==> flow/design.v <==
module matrix_mul(
    input wire clk,
    input wire reset,
    input wire start,
    input wire [8:0][7:0] matrix_a,
    input wire [8:0][7:0] matrix_b,
    output reg [8:0][15:0] result,
    output reg done
);
reg [3:0] state;
reg [3:0] i, j, k;
reg [15:0] sum;
localparam IDLE = 4'd0, MULTIPLY = 4'd1, DONE = 4'd2;
always @(posedge clk or posedge reset) begin
    if (reset) begin
        state <= IDLE;
        done <= 0;
        i <= 0;
        j <= 0;
        k <= 0;
        sum <= 0;
    end else begin
        case (state)
            IDLE: begin
                if (start) begin
                    state <= MULTIPLY;
                    i <= 0;
                    j <= 0;
                    k <= 0;
                    sum <= 0;
                    done <= 0;
                end
            end
            MULTIPLY: begin
                if (k == 3) begin
                    result[i*3 + j] <= sum;
                    sum <= 0;
                    k <= 0;
                    if (j == 2) begin
                        j <= 0;
                        if (i == 2) begin
                            state <= DONE;
                        end else begin
                            i <= i + 1;
                        end
                    end else begin
                        j <= j + 1;
                    end
                end else begin
                    sum <= sum + matrix_a[i*3 + k] * matrix_b[k*3 + j];
                    k <= k + 1;
                end
            end
            DONE: begin
                done <= 1;
                state <= IDLE;
            end
        endcase
    end
end
endmodule
# Reports on matrix_mul
# Each step is given for the RTL above and for the edited RTL.
# Lines under "before" count in the file above, lines under "after" in the edited file.
# "diff" is "after" less "before", of the values as shown; "change_rel_pct" is that difference over "before", in percent.
# A cell with - has no value.
# setup
top_module,matrix_mul
clock,clk
library,sky130hd
lib_corner,tt_025C_1v80

# The edit
# Unified diff, file above to edited file.
# A script made this edit. It changes what the design does and was not meant as an optimisation.
# begin of diff
@@ -6,6 +6,8 @@
     input wire [8:0][7:0] matrix_b,
     output reg [8:0][15:0] result,
-    output reg done
+    output reg done_out
 );
+reg done;
+always @(posedge clk) done_out <= done;
 reg [3:0] state;
 reg [3:0] i, j, k;
# end of diff

# After elaboration
# Source: Yosys, flattened and elaborated, memories not mapped. Widths are those after wreduce. Registers that Yosys merges into a memory's read port (data or address) are not register bits. Print and check cells do not count. Equal cells are merged and count once.
# word_totals
element,before,after,diff,change_rel_pct
elab_cells,66,67,1,1.52
inputBits,147,147,0,0.00
ff_bits,177,178,1,0.56
output_inout_bits,145,145,0,0.00
# classes
element,before,after,diff,change_rel_pct
shift,4,4,0,0.00
logic,4,4,0,0.00
n_mux,20,20,0,0.00
n_eq,10,10,0,0.00
n_addsub,8,8,0,0.00
n_reduce_logical,10,10,0,0.00
multipliers,3,3,0,0.00
# op_table
op,before,after,diff,change_rel_pct
4-bit two-way mux,11,11,0,0.00
2-bit inequality test (second input constant),5,5,0,0.00
4-bit by 2-bit == test with 1-bit output (second input constant),4,4,0,0.00
4-bit by 1-bit adder with 4-bit output (second input constant),3,3,0,0.00
4-bit case mux with 2-bit select,3,3,0,0.00
6-bit by 4-bit adder with 7-bit output,2,2,0,0.00
4-bit by 2-bit multiplier with 6-bit output (second input constant),2,2,0,0.00
16-bit two-way mux,2,2,0,0.00
2-bit AND reduction,2,2,0,0.00
3-bit AND reduction,2,2,0,0.00
5-bit AND reduction,2,2,0,0.00
2-bit nonzero test,2,2,0,0.00
72-bit by 11-bit variable part select with 8-bit output,2,2,0,0.00
16-bit adder,1,1,0,0.00
28-bit by 4-bit adder with 28-bit output,1,1,0,0.00
144-bit AND,1,1,0,0.00
4-bit by 1-bit == test with 1-bit output (second input constant),1,1,0,0.00
4-bit zero test,1,1,0,0.00
8-bit by 8-bit multiplier with 16-bit output,1,1,0,0.00
1-bit two-way mux,1,1,0,0.00
32-bit negator with 33-bit output,1,1,0,0.00
1-bit NOT,1,1,0,0.00
144-bit NOT,1,1,0,0.00
144-bit OR,1,1,0,0.00
1-bit case mux with 2-bit select,1,1,0,0.00
16-bit case mux with 2-bit select,1,1,0,0.00
4-bit case mux with 3-bit select,1,1,0,0.00
3-bit nonzero test,1,1,0,0.00
# Not every row of either side is listed.

# Depth
# Yosys ltp: most cells in a row. Word level: on the elaborated netlist, between registers, memories and ports. Mapped: between sequential cells and ports; inverters and the memories' decode and read muxes count.
# logic_depth
element,before,after,diff,change_rel_pct
word_depth,7,7,0,0.00
abc_area,0,0,-,-
depth_mapped,30,29,-1,-3.33
ltp_nobuf,29,27,-2,-6.90

# Mapped cells and area
# Source: synth_stat.txt of the flow (Yosys; design flattened, memories mapped). It holds for the ABC_AREA given above (unset counts as 0); a run with the other value may have another netlist.
# by_type
type,before,after,diff,change_rel_pct
sky130_fd_sc_hd__mux2_2,90,133,43,47.78
sky130_fd_sc_hd__mux2_4,36,11,-25,-69.44
sky130_fd_sc_hd__nor2_1,38,28,-10,-26.32
sky130_fd_sc_hd__o21ai_0,22,31,9,40.91
sky130_fd_sc_hd__mux2_1,10,1,-9,-90.00
sky130_fd_sc_hd__o21ai_1,10,1,-9,-90.00
sky130_fd_sc_hd__a22o_1,15,8,-7,-46.67
sky130_fd_sc_hd__a21o_1,5,12,7,140.00
sky130_fd_sc_hd__nor4_4,0,7,7,-
sky130_fd_sc_hd__inv_1,96,90,-6,-6.25
sky130_fd_sc_hd__and2_1,11,17,6,54.55
sky130_fd_sc_hd__xor2_1,8,13,5,62.50
sky130_fd_sc_hd__a21oi_1,29,25,-4,-13.79
sky130_fd_sc_hd__and3_1,7,3,-4,-57.14
sky130_fd_sc_hd__buf_2,6,10,4,66.67
sky130_fd_sc_hd__nor2_2,4,0,-4,-100.00
sky130_fd_sc_hd__nor3_4,4,0,-4,-100.00
sky130_fd_sc_hd__nand3_1,21,24,3,14.29
# Not every row of either side is listed.
# mapped
element,before,after,diff,change_rel_pct
synth_area_um2,12214.2,12159.2,-55.0,-0.45
flip_flops,176,177,1,0.57
buf_cells,49,50,1,2.04
stdcells,964,956,-8,-0.83
sequential_area_um2,5126.2,5146.2,20.0,0.39

# Worst setup path after synthesis
# Source: OpenSTA report_checks on the synthesized netlist (no wires, ideal clock, input and output delay 20% of the period each), path of least setup slack; recovery checks are left aside. Register names are those of the netlist, which keeps one name where synthesis merged equal registers.
# synth_path
element,before,after,diff,change_rel_pct
kind,input to register,input to register,-,-
start,input port reset,input port reset,-,-
end,register result,register result,-,-
required_ps,9176,9176,0,0.00
setup_time_ps,824,824,0,-
period_ps,10000,10000,0,0.00
path_slack_ps,-2603,-2603,0,-
path_delay_ps,10604,10604,0,0.00
driving_pins,1,1,0,0.00
path_buffers,0,0,0,-
t_first_pin_ps,2000,2000,0,0.00
input_delay_ps,2000,2000,0,0.00
arrival_time_ps,11780,11780,0,0.00
period_less_setup_slack_ps,12603,12603,0,0.00
# "path_delay_ps" = arrival - input delay + setup time.
# "driving_pins": output pins that drive a net of the path, with the launching flip-flop's if there is one; two outputs of one cell count as two.
# "period_less_setup_slack_ps" is the clock period less the worst setup slack; recovery checks do not enter. This is arithmetic on one report: input and output delays are still those of the set period (20% each).
# Where an end lacks its bit number, it is one bit of the signal, or one of the new flip-flops if synthesis recoded a state register.
# The rows between start and end are the longest chain of elaborated cells between them; the timing report does not say that the signal goes this way. Where chains are equally long, one stands for them.
# Each line given opens the expression or statement behind the cell; cells for indexed reads and writes are added by Yosys, which also makes memories of some case tables.
# synth_via_before
cell_sequence,sky130_fd_sc_hd__nor3_1
elab_chain_len,2
cells_between,2
cone_lines,0
cone_classes,logic: 1; reduce/logical: 1
# synth_lines_before
element,line_no,text
start: declaration,3,"input wire reset,"
1-bit NOT,-,
3-bit AND reduction,-,
end: assignment,36,result[i*3 + j] <= sum;
end: declaration,7,"output reg [8:0][15:0] result,"
# synth_via_after
cell_sequence,sky130_fd_sc_hd__nor3_1
elab_chain_len,2
cells_between,2
cone_lines,0
cone_classes,logic: 1; reduce/logical: 1
# synth_lines_after
element,line_no,text
start: declaration,3,"input wire reset,"
1-bit NOT,-,
3-bit AND reduction,-,
end: assignment,38,result[i*3 + j] <= sum;
end: declaration,7,"output reg [8:0][15:0] result,"

# Path in the finished layout
# Path of least setup slack in the final report of each run of set A (OpenROAD, finished layout, wires in). Where an end is a register, its clock arrival counts in the times.
# The path's times are printed in steps of 10 ps; the period is the one set.
# layout_path
element,before,after,diff,change_rel_pct
kind,register to register,register to register,-,-
start,register i[0],register i[0],-,-
end,register sum[14],register sum[15],-,-
required_ps,10320,10300,-20,-0.19
path_buffers,0,0,0,-
period_ps,10000,10000,0,0.00
setup_time_ps,100,130,30,-
arrival_time_ps,8090,7810,-280,-3.46
t_first_pin_ps,430,430,0,0.00
driving_pins,23,21,-2,-8.70
path_slack_ps,2240,2490,250,-
# The rows between start and end are the longest chain of elaborated cells between them; the timing report does not say that the signal goes this way. Where chains are equally long, one stands for them.
# A register here has more assigning lines than the two given.
# layout_via_before
cell_sequence,sky130_fd_sc_hd__dfrtp_1 > sky130_fd_sc_hd__inv_1 > sky130_fd_sc_hd__ha_1 > sky130_fd_sc_hd__fa_1 > sky130_fd_sc_hd__nor3b_1 > sky130_fd_sc_hd__nand3_1 > sky130_fd_sc_hd__o21ai_0 > sky130_fd_sc_hd__nand2_1 > sky130_fd_sc_hd__inv_1 > sky130_fd_sc_hd__nand2_1 > sky130_fd_sc_hd__fa_1 > sky130_fd_sc_hd__fa_1 > sky130_fd_sc_hd__inv_1 > sky130_fd_sc_hd__fa_1 > sky130_fd_sc_hd__fa_1 > sky130_fd_sc_hd__ha_1 > sky130_fd_sc_hd__or2_2 > sky130_fd_sc_hd__a21oi_1 > sky130_fd_sc_hd__o31ai_1 > sky130_fd_sc_hd__or4_1 > sky130_fd_sc_hd__o311a_1 > sky130_fd_sc_hd__xor2_1 > sky130_fd_sc_hd__a22o_1
elab_chain_len,7
cells_between,7
cone_classes,add/sub: 2; mul: 2; shift: 1; mux: 2
# layout_lines_before
element,line_no,text
start: declaration,11,"reg [3:0] i, j, k;"
start: assignment,18,i <= 0;
start: assignment,44,i <= i + 1;
4-bit by 2-bit multiplier with 6-bit output,50,sum <= sum + matrix_a[i*3 + k] * matrix_b[k*3 + j];
6-bit by 4-bit adder with 7-bit output,50,
72-bit by 11-bit variable part select with 8-bit output,50,
8-bit by 8-bit multiplier with 16-bit output,50,
16-bit adder,50,
16-bit two-way mux,35,if (k == 3) begin
16-bit case mux with 2-bit select,23,case (state)
end: assignment,21,sum <= 0;
end: assignment,50,
end: declaration,12,reg [15:0] sum;
# layout_via_after
cell_sequence,sky130_fd_sc_hd__dfrtp_1 > sky130_fd_sc_hd__inv_1 > sky130_fd_sc_hd__ha_1 > sky130_fd_sc_hd__fa_1 > sky130_fd_sc_hd__nor3b_1 > sky130_fd_sc_hd__nand3_1 > sky130_fd_sc_hd__o21ai_0 > sky130_fd_sc_hd__and2_1 > sky130_fd_sc_hd__nand2_1 > sky130_fd_sc_hd__fa_1 > sky130_fd_sc_hd__inv_1 > sky130_fd_sc_hd__fa_1 > sky130_fd_sc_hd__fa_1 > sky130_fd_sc_hd__fa_1 > sky130_fd_sc_hd__ha_1 > sky130_fd_sc_hd__nand2_1 > sky130_fd_sc_hd__o31a_1 > sky130_fd_sc_hd__a221oi_1 > sky130_fd_sc_hd__a31oi_1 > sky130_fd_sc_hd__o21ai_0 > sky130_fd_sc_hd__o21ai_0
elab_chain_len,7
cells_between,7
cone_classes,add/sub: 2; mul: 2; shift: 1; mux: 2
# layout_lines_after
element,line_no,text
start: declaration,13,"reg [3:0] i, j, k;"
start: assignment,20,i <= 0;
start: assignment,46,i <= i + 1;
4-bit by 2-bit multiplier with 6-bit output,52,sum <= sum + matrix_a[i*3 + k] * matrix_b[k*3 + j];
6-bit by 4-bit adder with 7-bit output,52,
72-bit by 11-bit variable part select with 8-bit output,52,
8-bit by 8-bit multiplier with 16-bit output,52,
16-bit adder,52,
16-bit two-way mux,37,if (k == 3) begin
16-bit case mux with 2-bit select,25,case (state)
end: assignment,23,sum <= 0;
end: assignment,52,
end: declaration,14,reg [15:0] sum;

# Layout results
# Both versions went through the flow (Yosys, OpenROAD) with the same settings in each pair. Constraints: input delay and output delay 20% of the set period each, output load 0.01 pF.
# settings_set_A
CORE_UTILIZATION,40
PLACE_DENSITY,0.6
period_ns,10.0
CAP_MARGIN,20
CORE_MARGIN,2
SLEW_MARGIN,20
# results_set_A
element,before,after,diff,change_rel_pct
period_reached_ps,7764,7509,-255,-3.28
finish.stdcell_area_um2,16055.4,16052.9,-2.5,-0.02
tns_ps,0,0,0,-
final_util_frac,0.537,0.539,0.002,-
post_synth_area_um2,12214.2,12159.2,-55.0,-0.45
holdWs_ps,505,398,-107,-
final_die_area_um2,31949.8,31808.7,-141.1,-0.44
total_power_uw,1529,1527,-2,-0.13
worstSetupSlack_ps,2236,2491,255,-
# settings_set_B
CAP_MARGIN,5
CORE_MARGIN,7
CORE_UTILIZATION,20
GPL_TIMING_DRIVEN,1
PLACE_DENSITY_LB_ADDON,0.04
SETUP_SLACK_MARGIN,0.14
SLEW_MARGIN,0
period_ns,7.12
# results_set_B
element,before,after,diff,change_rel_pct
period_reached_ps,6719,6601,-118,-1.76
finish.stdcell_area_um2,17434.2,16910.0,-524.2,-3.01
tns_ps,0,0,0,-
final_util_frac,0.289,0.281,-0.008,-
post_synth_area_um2,12214.2,12159.2,-55.0,-0.45
holdWs_ps,514,406,-108,-
final_die_area_um2,68186.3,67896.7,-289.6,-0.42
total_power_uw,2224,2258,34,1.53
worstSetupSlack_ps,401,519,118,-
# "period_reached_ps" means the clock period less the worst setup slack. The figure is calculated, with input and output delays left at 20% of the set period.
# "total_power_uw": no workload was simulated; the value follows from the tool's default switching activity.
